==> flow/design.v <==
module ws2812b(
    input logic clk, 
    input logic rst,
    input logic serial_in, 
    input logic transmit, 
    output logic ws2812b_out, 
    output logic shift
);
    localparam IDLE = 1'b0;
    localparam TRANSMITTING = 1'b1;
    localparam T0_CYCLE_COUNT = 4'd5;
    localparam T1_CYCLE_COUNT = 4'd10;
    localparam MAX_CYCLE_COUNT = 4'd15;
    logic state;
    logic [3:0] cycle_count;
    logic bit_being_sent;
    always_ff @(posedge clk) begin
        if (rst) begin
            state <= IDLE;
            cycle_count <= 4'd0;
            bit_being_sent <= 1'b0;
        end
        else begin
        unique case (state)
            IDLE:
                if (transmit == 1'b1) begin
                    state <= TRANSMITTING;
                    cycle_count <= 4'd0;
                    bit_being_sent <= serial_in;
                end
            TRANSMITTING:
                if (transmit == 1'b0) begin
                    state <= IDLE;
                end
                else if (cycle_count == MAX_CYCLE_COUNT - 1) begin
                    cycle_count <= 4'd0;
                    bit_being_sent <= serial_in;
                end
                else begin
                    cycle_count <= cycle_count + 1;
                end
        endcase
        end
    end
    always_comb begin
        if (state == TRANSMITTING)
            if (bit_being_sent == 1'b0)
                ws2812b_out = (cycle_count < T0_CYCLE_COUNT);
            else
                ws2812b_out = (cycle_count < T1_CYCLE_COUNT);
        else
            ws2812b_out = 1'b0;
    end
    assign shift = (state == TRANSMITTING) && (cycle_count == 4'd0);
endmodule
module controller (
    input logic clk, 
    input logic rst,
    output logic load_sreg, 
    output logic transmit_pixel, 
    output logic [5:0] pixel, 
    output logic [4:0] frame
);
    localparam TRANSMIT_FRAME       = 1'b0;
    localparam IDLE                 = 1'b1;
    localparam [2:0] READ_CH_VALS   = 3'b001;
    localparam [2:0] LOAD_SREG      = 3'b010;
    localparam [2:0] TRANSMIT_PIXEL = 3'b100;
    localparam [8:0] TRANSMIT_CYCLES    = 9'd360;        
    localparam [19:0] IDLE_CYCLES       = 20'd2000;      
    logic state;
    logic next_state;
    logic [2:0] transmit_phase;
    logic [2:0] next_transmit_phase;
    logic [5:0] pixel_counter;
    logic [4:0] frame_counter;
    logic [8:0] transmit_counter;
    logic [19:0] idle_counter;
    logic transmit_pixel_done;
    logic idle_done;
    assign transmit_pixel_done = (transmit_counter == TRANSMIT_CYCLES - 1);
    assign idle_done = (idle_counter == IDLE_CYCLES - 1);
    always_ff @(posedge clk) begin
        if (rst) begin
            state <= TRANSMIT_FRAME;
            transmit_phase <= READ_CH_VALS;
        end
        else begin
            state <= next_state;
            transmit_phase <= next_transmit_phase;
        end
    end
    always_comb begin
        next_state = 1'bx;
        unique case (state)
            TRANSMIT_FRAME:
                if ((pixel_counter == 6'd63) && (transmit_pixel_done))
                    next_state = IDLE;
                else
                    next_state = TRANSMIT_FRAME;
            IDLE:
                if (idle_done)
                    next_state = TRANSMIT_FRAME;
                else
                    next_state = IDLE;
        endcase
    end
    always_comb begin
        next_transmit_phase = READ_CH_VALS;
        if (state == TRANSMIT_FRAME) begin
            case (transmit_phase)
                READ_CH_VALS:
                    next_transmit_phase = LOAD_SREG;
                LOAD_SREG:
                    next_transmit_phase = TRANSMIT_PIXEL;
                TRANSMIT_PIXEL:
                    next_transmit_phase = transmit_pixel_done ? READ_CH_VALS : TRANSMIT_PIXEL;
            endcase
        end
    end
    always_ff @(posedge clk) begin
        if (rst) begin
            pixel_counter <= 6'd0;
        end
        else if ((state == TRANSMIT_FRAME) && transmit_pixel_done) begin
            pixel_counter <= pixel_counter + 1;
        end
    end
    always_ff @(posedge clk) begin
        if (rst) begin
            frame_counter <= 5'd0;
        end
        else if (idle_done) begin
            frame_counter <= frame_counter + 1;
        end
    end
    always_ff @(posedge clk) begin
        if (rst) begin
            transmit_counter <= 9'd0;
        end
        else if (transmit_phase == TRANSMIT_PIXEL) begin
            transmit_counter <= transmit_counter + 1;
        end
        else begin
            transmit_counter <= 9'd0;
        end
    end
    always_ff @(posedge clk) begin
        if (rst) begin
            idle_counter <= 20'd0;
        end
        else if (state == IDLE) begin
            idle_counter <= idle_counter + 1;
        end
        else begin
            idle_counter <= 20'd0;
        end
    end
    assign pixel = pixel_counter;
    assign frame = frame_counter;
    assign load_sreg = (transmit_phase == LOAD_SREG);
    assign transmit_pixel = (transmit_phase == TRANSMIT_PIXEL);
endmodule
module game_of_life #(
    parameter [63:0] INIT_GRID = 64'hFFFF_FFFF_FFFF_FFFF
)(
    input  logic clk,
    input  logic rst,
    input  logic tick,          
    input  logic load,          
    input  logic load_bit,
    output logic [63:0] grid_out
);
    logic [63:0] grid;
    logic [63:0] next_grid;
    logic [63:0] north, south, east, west;
    logic [63:0] ne, nw, se, sw;
    logic [3:0] neighbors [63:0];
    integer i;
    always_comb begin
        for (i = 0; i < 64; i = i + 1) begin
            north[i] = grid[(((i / 8) + 1) % 8) * 8 + (i % 8)];
            south[i] = grid[(((i / 8) + 7) % 8) * 8 + (i % 8)];
            east[i]  = grid[(i / 8) * 8 + ((i % 8) + 1) % 8];
            west[i]  = grid[(i / 8) * 8 + ((i % 8) + 7) % 8];
            ne[i]    = grid[(((i / 8) + 1) % 8) * 8 + ((i % 8) + 1) % 8];
            nw[i]    = grid[(((i / 8) + 1) % 8) * 8 + ((i % 8) + 7) % 8];
            se[i]    = grid[(((i / 8) + 7) % 8) * 8 + ((i % 8) + 1) % 8];
            sw[i]    = grid[(((i / 8) + 7) % 8) * 8 + ((i % 8) + 7) % 8];
        end
        for (i = 0; i < 64; i = i + 1) begin
            neighbors[i] = north[i] + south[i] + east[i] + west[i] +
                           ne[i] + nw[i] + se[i] + sw[i];
        end
        for (i = 0; i < 64; i = i + 1) begin
            if (grid[i])
                next_grid[i] = (neighbors[i] == 2 || neighbors[i] == 3);
            else
                next_grid[i] = (neighbors[i] == 3);
        end
    end
    always_ff @(posedge clk) begin
        if (rst)
            grid <= INIT_GRID;
        else if (load)
            grid <= {load_bit, grid[63:1]};
        else if (tick)
            grid <= next_grid;
    end
    assign grid_out = grid;
endmodule
module top (
    input  logic clk,
    input  logic rst,
    input  logic load,
    input  logic [2:0] load_rgb,
    output logic _48b
);
    logic [5:0] pixel;
    logic load_sreg, transmit_pixel, shift;
    logic ws_out;
    logic [7:0] red_data, green_data, blue_data;
    logic [23:0] shift_reg;
    logic [23:0] div_counter;
    logic tick;
    always_ff @(posedge clk) begin
        if (rst) begin
            div_counter <= 0;
            tick <= 1'b0;
        end else if (div_counter == 24'd29_999) begin  
            div_counter <= 0;
            tick <= 1'b1;
        end else begin
            div_counter <= div_counter + 1;
            tick <= 1'b0;
        end
    end
    logic [63:0] red_grid, green_grid, blue_grid;
    localparam [63:0] RED_INIT   = 64'b11100000_00000000_00000000_00000000_00000000_00000000_00000000_00000000;  
    localparam [63:0] GREEN_INIT = 64'b00000000_00011100_00000000_00000000_00000000_00000000_00000000_00000000;  
    localparam [63:0] BLUE_INIT  = 64'b00000000_00000000_00000111_00000000_00000000_00000000_00000000_00000000;  
    game_of_life #(.INIT_GRID(RED_INIT))   u_red_gol   (.clk(clk), .rst(rst), .tick(tick), .load(load), .load_bit(load_rgb[2]), .grid_out(red_grid));
    game_of_life #(.INIT_GRID(GREEN_INIT)) u_green_gol (.clk(clk), .rst(rst), .tick(tick), .load(load), .load_bit(load_rgb[1]), .grid_out(green_grid));
    game_of_life #(.INIT_GRID(BLUE_INIT))  u_blue_gol  (.clk(clk), .rst(rst), .tick(tick), .load(load), .load_bit(load_rgb[0]), .grid_out(blue_grid));
    always_comb begin
        red_data   = {8{red_grid[pixel]}};
        green_data = {8{green_grid[pixel]}};
        blue_data  = {8{blue_grid[pixel]}};
    end
    controller u_ctrl (
        .clk(clk),
        .rst(rst),
        .load_sreg(load_sreg),
        .transmit_pixel(transmit_pixel),
        .pixel(pixel),
        .frame()
    );
    ws2812b u_ws (
        .clk(clk),
        .rst(rst),
        .serial_in(shift_reg[23]),
        .transmit(transmit_pixel),
        .ws2812b_out(ws_out),
        .shift(shift)
    );
    always_ff @(posedge clk) begin
        if (load_sreg)
            shift_reg <= {green_data, red_data, blue_data};  
        else if (shift)
            shift_reg <= {shift_reg[22:0], 1'b0};
    end
    assign _48b = ws_out;
endmodule
; From RTL to reports: top
; Tool output for the design above, in the order of the flow.
; Lines are those of the file above, counted from 1.
; Operators carry their Yosys type and port widths (W data, S select, Z words).
; The mark n/a stands for no value.
[inputs]
design = top
clk_port = clk
cell_library = sky130hd
pvt_corner = tt_025C_1v80

; Word-level counts
; Source: Yosys, flattened and elaborated. Widths are those after wreduce. Registers that Yosys merges into a memory's read port (data or address) are not register bits. Print and check cells do not count. Equal cells are merged and count once.
[op_classes]
n_addsub = 1349
n_cmp = 2
n_eq = 395
n_shift = 3
muxes = 217
n_logic = 3
reduce_and_logical = 204
[ops]
columns = cell, n
row1 = $add A4 B1 Y4, 1152
row2 = $eq A4 B2 Y1 const B, 384
row3 = $add A1 B1 Y2, 192
row4 = $mux W64, 6
row5 = $mux W1, 201
row6 = $logic_or A1 B1 Y1, 192
row7 = $shiftx A64 B6 Y1, 3
row8 = $mux W24, 2
row9 = $add A24 B1 Y24 const B, 1
row10 = $eq A24 B15 Y1 const B, 1
row11 = $add A20 B1 Y20 const B, 1
row12 = $eq A20 B11 Y1 const B, 1
row13 = $mux W4, 3
row14 = $add A9 B1 Y9 const B, 1
row15 = $eq A9 B9 Y1 const B, 1
row16 = $pmux W3 S3, 1
row17 = $reduce_or A2 Y1, 4
row18 = $pmux W4 S2, 1
row19 = $ne A2 B2 Y1 const B, 3
row20 = $add A6 B1 Y6 const B, 1
row21 = $eq A6 B6 Y1 const B, 1
row22 = $reduce_bool A2 Y1, 2
row23 = $add A4 B1 Y4 const B, 1
row24 = $lt A4 B3 Y1 const B, 1
row25 = $lt A4 B4 Y1 const B, 1
row26 = $eq A4 B4 Y1 const B, 1
row27 = $logic_not A4 Y1, 1
row28 = $pmux W1 S2, 2
; Other operator kinds: 8; their cells: 12.
[word_totals]
reg_bits = 286
out_inout_bits = 1
elab_cells = 2187

; Longest topological paths
; Depth = most cells in a row (Yosys ltp): at word level without a register or memory, in the mapped netlist without a sequential cell, where the memories' decode and read muxes count.
[depth]
depth_word = 12
ABC_AREA = 0
depth_mapped = 13
mapped_depth_nobuf = 13

; Netlist
; Yosys stat after the flow's synthesis: flattened, memories mapped to cells. It holds for the ABC_AREA given above (unset counts as 0); a run with the other value may have another netlist.
; The area totals of this step are shown rounded.
[mapped]
stdcells = 5122
mapped_area_um2 = 46000
sequential_area_um2 = 6000
ff_cells = 286
[by_type]
columns = type, n
row1 = sky130_fd_sc_hd__fa_1, 768
row2 = sky130_fd_sc_hd__ha_1, 580
row3 = sky130_fd_sc_hd__dfxtp_1, 262
row4 = sky130_fd_sc_hd__inv_1, 1356
row5 = sky130_fd_sc_hd__nor2_1, 586
row6 = sky130_fd_sc_hd__a22oi_1, 189
row7 = sky130_fd_sc_hd__a21oi_1, 230
row8 = sky130_fd_sc_hd__o21ai_0, 201
row9 = sky130_fd_sc_hd__nor2b_1, 137
row10 = sky130_fd_sc_hd__mux2i_1, 76
row11 = sky130_fd_sc_hd__edfxtp_1, 24
row12 = sky130_fd_sc_hd__a31oi_1, 113
row13 = sky130_fd_sc_hd__mux4_2, 31
row14 = sky130_fd_sc_hd__nand2_1, 142
row15 = sky130_fd_sc_hd__a211oi_1, 64
row16 = sky130_fd_sc_hd__clkbuf_1, 114
row17 = sky130_fd_sc_hd__mux4_1, 9
row18 = sky130_fd_sc_hd__xor2_1, 27
; Not listed: further types 42, cells in them 213.
; By module: a second synthesis without flattening, with its own total; a netlist apart from the flattened one above.
[hier_totals]
cells_unflattened = 4743
hier_area_um2 = 47000
; Rows give one instance, submodules left out.
[modules]
columns = mod, instances, cells, area_um2, seq_area_um2
row1 = game_of_life, 1, 1379, 14000, 1300
row2 = game_of_life, 1, 1379, 14000, 1300
row3 = game_of_life, 1, 1379, 14000, 1300
row4 = top, 1, 345, 3800, 1200
row5 = controller, 1, 219, 1900, 880
row6 = ws2812b, 1, 42, 340, 120

; Timing after synthesis
; Source: OpenSTA report_checks on the synthesized netlist (no wires, ideal clock, input and output delay 20% of the period each), path of least setup slack; recovery checks are left aside. Register names are those of the netlist, which keeps one name where synthesis merged equal registers.
[synth_path]
path_kind = reg2reg
startpoint = reg u_red_gol.grid[7]
endpoint = reg u_red_gol.grid[63]
tclk_ps = 10000
setup_time_ps = 60
launch_ps = 0
arrival_ps = 3149
setup_slack_ps = 6792
path_delay_ps = 3209
path_stages = 13
synth_period_reached_ps = 3208
; "path_delay_ps" is the arrival time less input delay plus setup time.
; "path_stages" counts driving pins, that of a launching flip-flop among them; a cell with two outputs on the path counts twice.
; "synth_period_reached_ps" is the clock period less the worst setup slack; recovery checks do not enter. This is arithmetic on one report: input and output delays are still those of the set period (20% each).
; The rows between start and end are the longest chain of elaborated cells between them; the timing report does not say that the signal goes this way. Where chains are equally long, one stands for them.
; A line is the first line of the expression or statement that the cell stems from. Yosys adds cells for indexed reads and writes and turns some case tables into memories.
; At most two assigning lines are given for a register; there are more.
[synth_between]
cell_sequence = sky130_fd_sc_hd__dfxtp_1 sky130_fd_sc_hd__ha_1 sky130_fd_sc_hd__inv_1 sky130_fd_sc_hd__fa_1 sky130_fd_sc_hd__fa_1 sky130_fd_sc_hd__inv_1 sky130_fd_sc_hd__fa_1 sky130_fd_sc_hd__inv_1 sky130_fd_sc_hd__fa_1 sky130_fd_sc_hd__a2111oi_0 sky130_fd_sc_hd__a21oi_1 sky130_fd_sc_hd__o21ai_0 sky130_fd_sc_hd__a221o_1
elab_chain_cells = 12
cone_cells = 13
[synth_rtl]
columns = item, line_no
row1 = "start, declared", 174  ; logic [63:0] grid;
row2 = "start, assigned", 206  ; grid <= {load_bit, grid[63:1]};
row3 = "start, assigned", 208  ; grid <= next_grid;
row4 = $add A1 B1 Y2, 192  ; neighbors[i] = north[i] + south[i] + east[i] + west[i] +
row5 = $add A4 B1 Y4 x6, 192
row6 = $eq A4 B2 Y1, 197  ; next_grid[i] = (neighbors[i] == 2 || neighbors[i] == 3);
row7 = $logic_or A1 B1 Y1, 197
row8 = $mux W1, 196  ; if (grid[i])
row9 = $mux W64, 207  ; else if (tick)
row10 = $mux W64, 205  ; else if (load)
row11 = "end, assigned", 206
row12 = "end, assigned", 208
row13 = "end, declared", 174

; Timing after layout
; Path of least setup slack in the final report of run 1 (OpenROAD, finished layout, wires in). Where an end is a register, its clock arrival counts in the times.
; The report prints the path's times to 10 ps; the period is as set.
[layout_path]
path_kind = reg2reg
startpoint = reg u_red_gol.grid[5]
endpoint = reg u_red_gol.grid[6]
tclk_ps = 4310
setup_time_ps = 40
launch_ps = 650
arrival_ps = 4810
setup_slack_ps = 110
path_stages = 13
; The rows between start and end are the longest chain of elaborated cells between them; the timing report does not say that the signal goes this way. Where chains are equally long, one stands for them.
; At most two assigning lines are given for a register; there are more.
[layout_between]
cell_sequence = sky130_fd_sc_hd__dfxtp_1 sky130_fd_sc_hd__inv_1 sky130_fd_sc_hd__fa_1 sky130_fd_sc_hd__fa_1 sky130_fd_sc_hd__inv_1 sky130_fd_sc_hd__fa_1 sky130_fd_sc_hd__inv_1 sky130_fd_sc_hd__fa_1 sky130_fd_sc_hd__a211oi_1 sky130_fd_sc_hd__mux2i_1 sky130_fd_sc_hd__o21ai_0 sky130_fd_sc_hd__a22oi_1 sky130_fd_sc_hd__nor2_1
elab_chain_cells = 10
cone_cells = 11
[layout_rtl]
columns = item, line_no
row1 = "start, declared", 174  ; logic [63:0] grid;
row2 = "start, assigned", 206  ; grid <= {load_bit, grid[63:1]};
row3 = "start, assigned", 208  ; grid <= next_grid;
row4 = $add A4 B1 Y4 x5, 192  ; neighbors[i] = north[i] + south[i] + east[i] + west[i] +
row5 = $eq A4 B2 Y1, 197  ; next_grid[i] = (neighbors[i] == 2 || neighbors[i] == 3);
row6 = $logic_or A1 B1 Y1, 197
row7 = $mux W1, 196  ; if (grid[i])
row8 = $mux W64, 207  ; else if (tick)
row9 = $mux W64, 205  ; else if (load)
row10 = "end, assigned", 206
row11 = "end, assigned", 208
row12 = "end, declared", 174

; Settings and measured results of 5 stored flow runs for module top (sky130hd), not sorted in any way. The constraints put input and output delay at 20% of the set period each and load the outputs with 0.01 pF.
; "clock_period_reached_ps" = clock period - worst setup slack. The figure is calculated, with input and output delays left at 20% of the set period.
; "critical_path_time_ps" means the part of the period allowed to the worst setup path (the constraints hold back 20% at inputs and 20% at outputs) less its slack; where the path has registers, the arrival times of their clocks count too.
; "final_power_uw": no workload was simulated; the value follows from the tool's default switching activity.
; "critical_path_time_ps" is known to 10 ps.
; Results are given in rounded form.

[run 1: settings]
ABC_AREA = 0
CELL_PAD_IN_SITES_GLOBAL_PLACEMENT = 2
CORE_ASPECT_RATIO = 0.64
CORE_MARGIN = 4
CORE_UTILIZATION = 54
CTS_CLUSTER_DIAMETER = 276
CTS_CLUSTER_SIZE = 50
GPL_ROUTABILITY_DRIVEN = 0
GPL_TIMING_DRIVEN = 0
HOLD_SLACK_MARGIN = -0.08
MIN_ROUTING_LAYER = met2
PLACE_DENSITY_LB_ADDON = 0.11
period_ns = 4.31
CAP_MARGIN = 20
SLEW_MARGIN = 20
[run 1: results]
final_power_uw = 5100
synthesis_area_um2 = 46000
final_util_pct = 57
tns_setup_ps = 0
total_die_area_um2 = 90000
critical_path_time_ps = 4200
path_kind = reg2reg
hold_ws_ps = 470
clock_period_reached_ps = 4200
finish.stdcell_area_um2 = 48000
worst_setup_slack_ps = 110

[run 2: settings]
GPL_TIMING_DRIVEN = 0
MAX_ROUTING_LAYER = met4
TNS_END_PERCENT = 75
period_ns = 10.0
CAP_MARGIN = 20
CORE_MARGIN = 2
CORE_UTILIZATION = 40
SLEW_MARGIN = 20
[run 2: results]
final_power_uw = 3100
synthesis_area_um2 = 46000
final_util_pct = 43
tns_setup_ps = 0
total_die_area_um2 = 120000
critical_path_time_ps = 2660
path_kind = in2reg
hold_ws_ps = 420
clock_period_reached_ps = 4658
finish.stdcell_area_um2 = 49000
worst_setup_slack_ps = 5300

[run 3: settings]
ABC_AREA = 0
CELL_PAD_IN_SITES_GLOBAL_PLACEMENT = 2
CORE_ASPECT_RATIO = 1.26
CORE_MARGIN = 4
CORE_UTILIZATION = 54
CTS_CLUSTER_DIAMETER = 349
CTS_CLUSTER_SIZE = 50
GPL_ROUTABILITY_DRIVEN = 0
GPL_TIMING_DRIVEN = 0
HOLD_SLACK_MARGIN = -0.08
MIN_ROUTING_LAYER = met2
PLACE_DENSITY_LB_ADDON = 0.11
period_ns = 4.31
CAP_MARGIN = 20
SLEW_MARGIN = 20
[run 3: results]
final_power_uw = 5000
synthesis_area_um2 = 46000
final_util_pct = 57
tns_setup_ps = 0
total_die_area_um2 = 90000
critical_path_time_ps = 4100
path_kind = reg2reg
hold_ws_ps = 380
clock_period_reached_ps = 4105
finish.stdcell_area_um2 = 48000
worst_setup_slack_ps = 210

[run 4: settings]
ABC_AREA = 0
CELL_PAD_IN_SITES_DETAIL_PLACEMENT = 0
GPL_ROUTABILITY_DRIVEN = 0
GPL_TIMING_DRIVEN = 1
HOLD_SLACK_MARGIN = -0.09
MAX_ROUTING_LAYER = met4
SETUP_SLACK_MARGIN = 0.87
TNS_END_PERCENT = 25
period_ns = 10.0
CAP_MARGIN = 20
CORE_MARGIN = 2
CORE_UTILIZATION = 40
SLEW_MARGIN = 20
[run 4: results]
final_power_uw = 3100
synthesis_area_um2 = 46000
final_util_pct = 43
tns_setup_ps = 0
total_die_area_um2 = 120000
critical_path_time_ps = 2110
path_kind = reg2out
hold_ws_ps = 420
clock_period_reached_ps = 4107
finish.stdcell_area_um2 = 49000
worst_setup_slack_ps = 5900

[run 5: settings]
ABC_AREA = 1
CAP_MARGIN = 5
CELL_PAD_IN_SITES_DETAIL_PLACEMENT = 0
CORE_UTILIZATION = 56
CTS_CLUSTER_DIAMETER = 79
GPL_ROUTABILITY_DRIVEN = 0
GPL_TIMING_DRIVEN = 1
HOLD_SLACK_MARGIN = -0.09
MAX_ROUTING_LAYER = met5
SETUP_SLACK_MARGIN = 0.87
TNS_END_PERCENT = 25
period_ns = 10.0
CORE_MARGIN = 2
SLEW_MARGIN = 20
[run 5: results]
final_power_uw = 5600
synthesis_area_um2 = 47000
final_util_pct = 59
tns_setup_ps = 0
total_die_area_um2 = 86000
critical_path_time_ps = 2160
path_kind = reg2out
hold_ws_ps = 410
clock_period_reached_ps = 4156
finish.stdcell_area_um2 = 49000
worst_setup_slack_ps = 5800
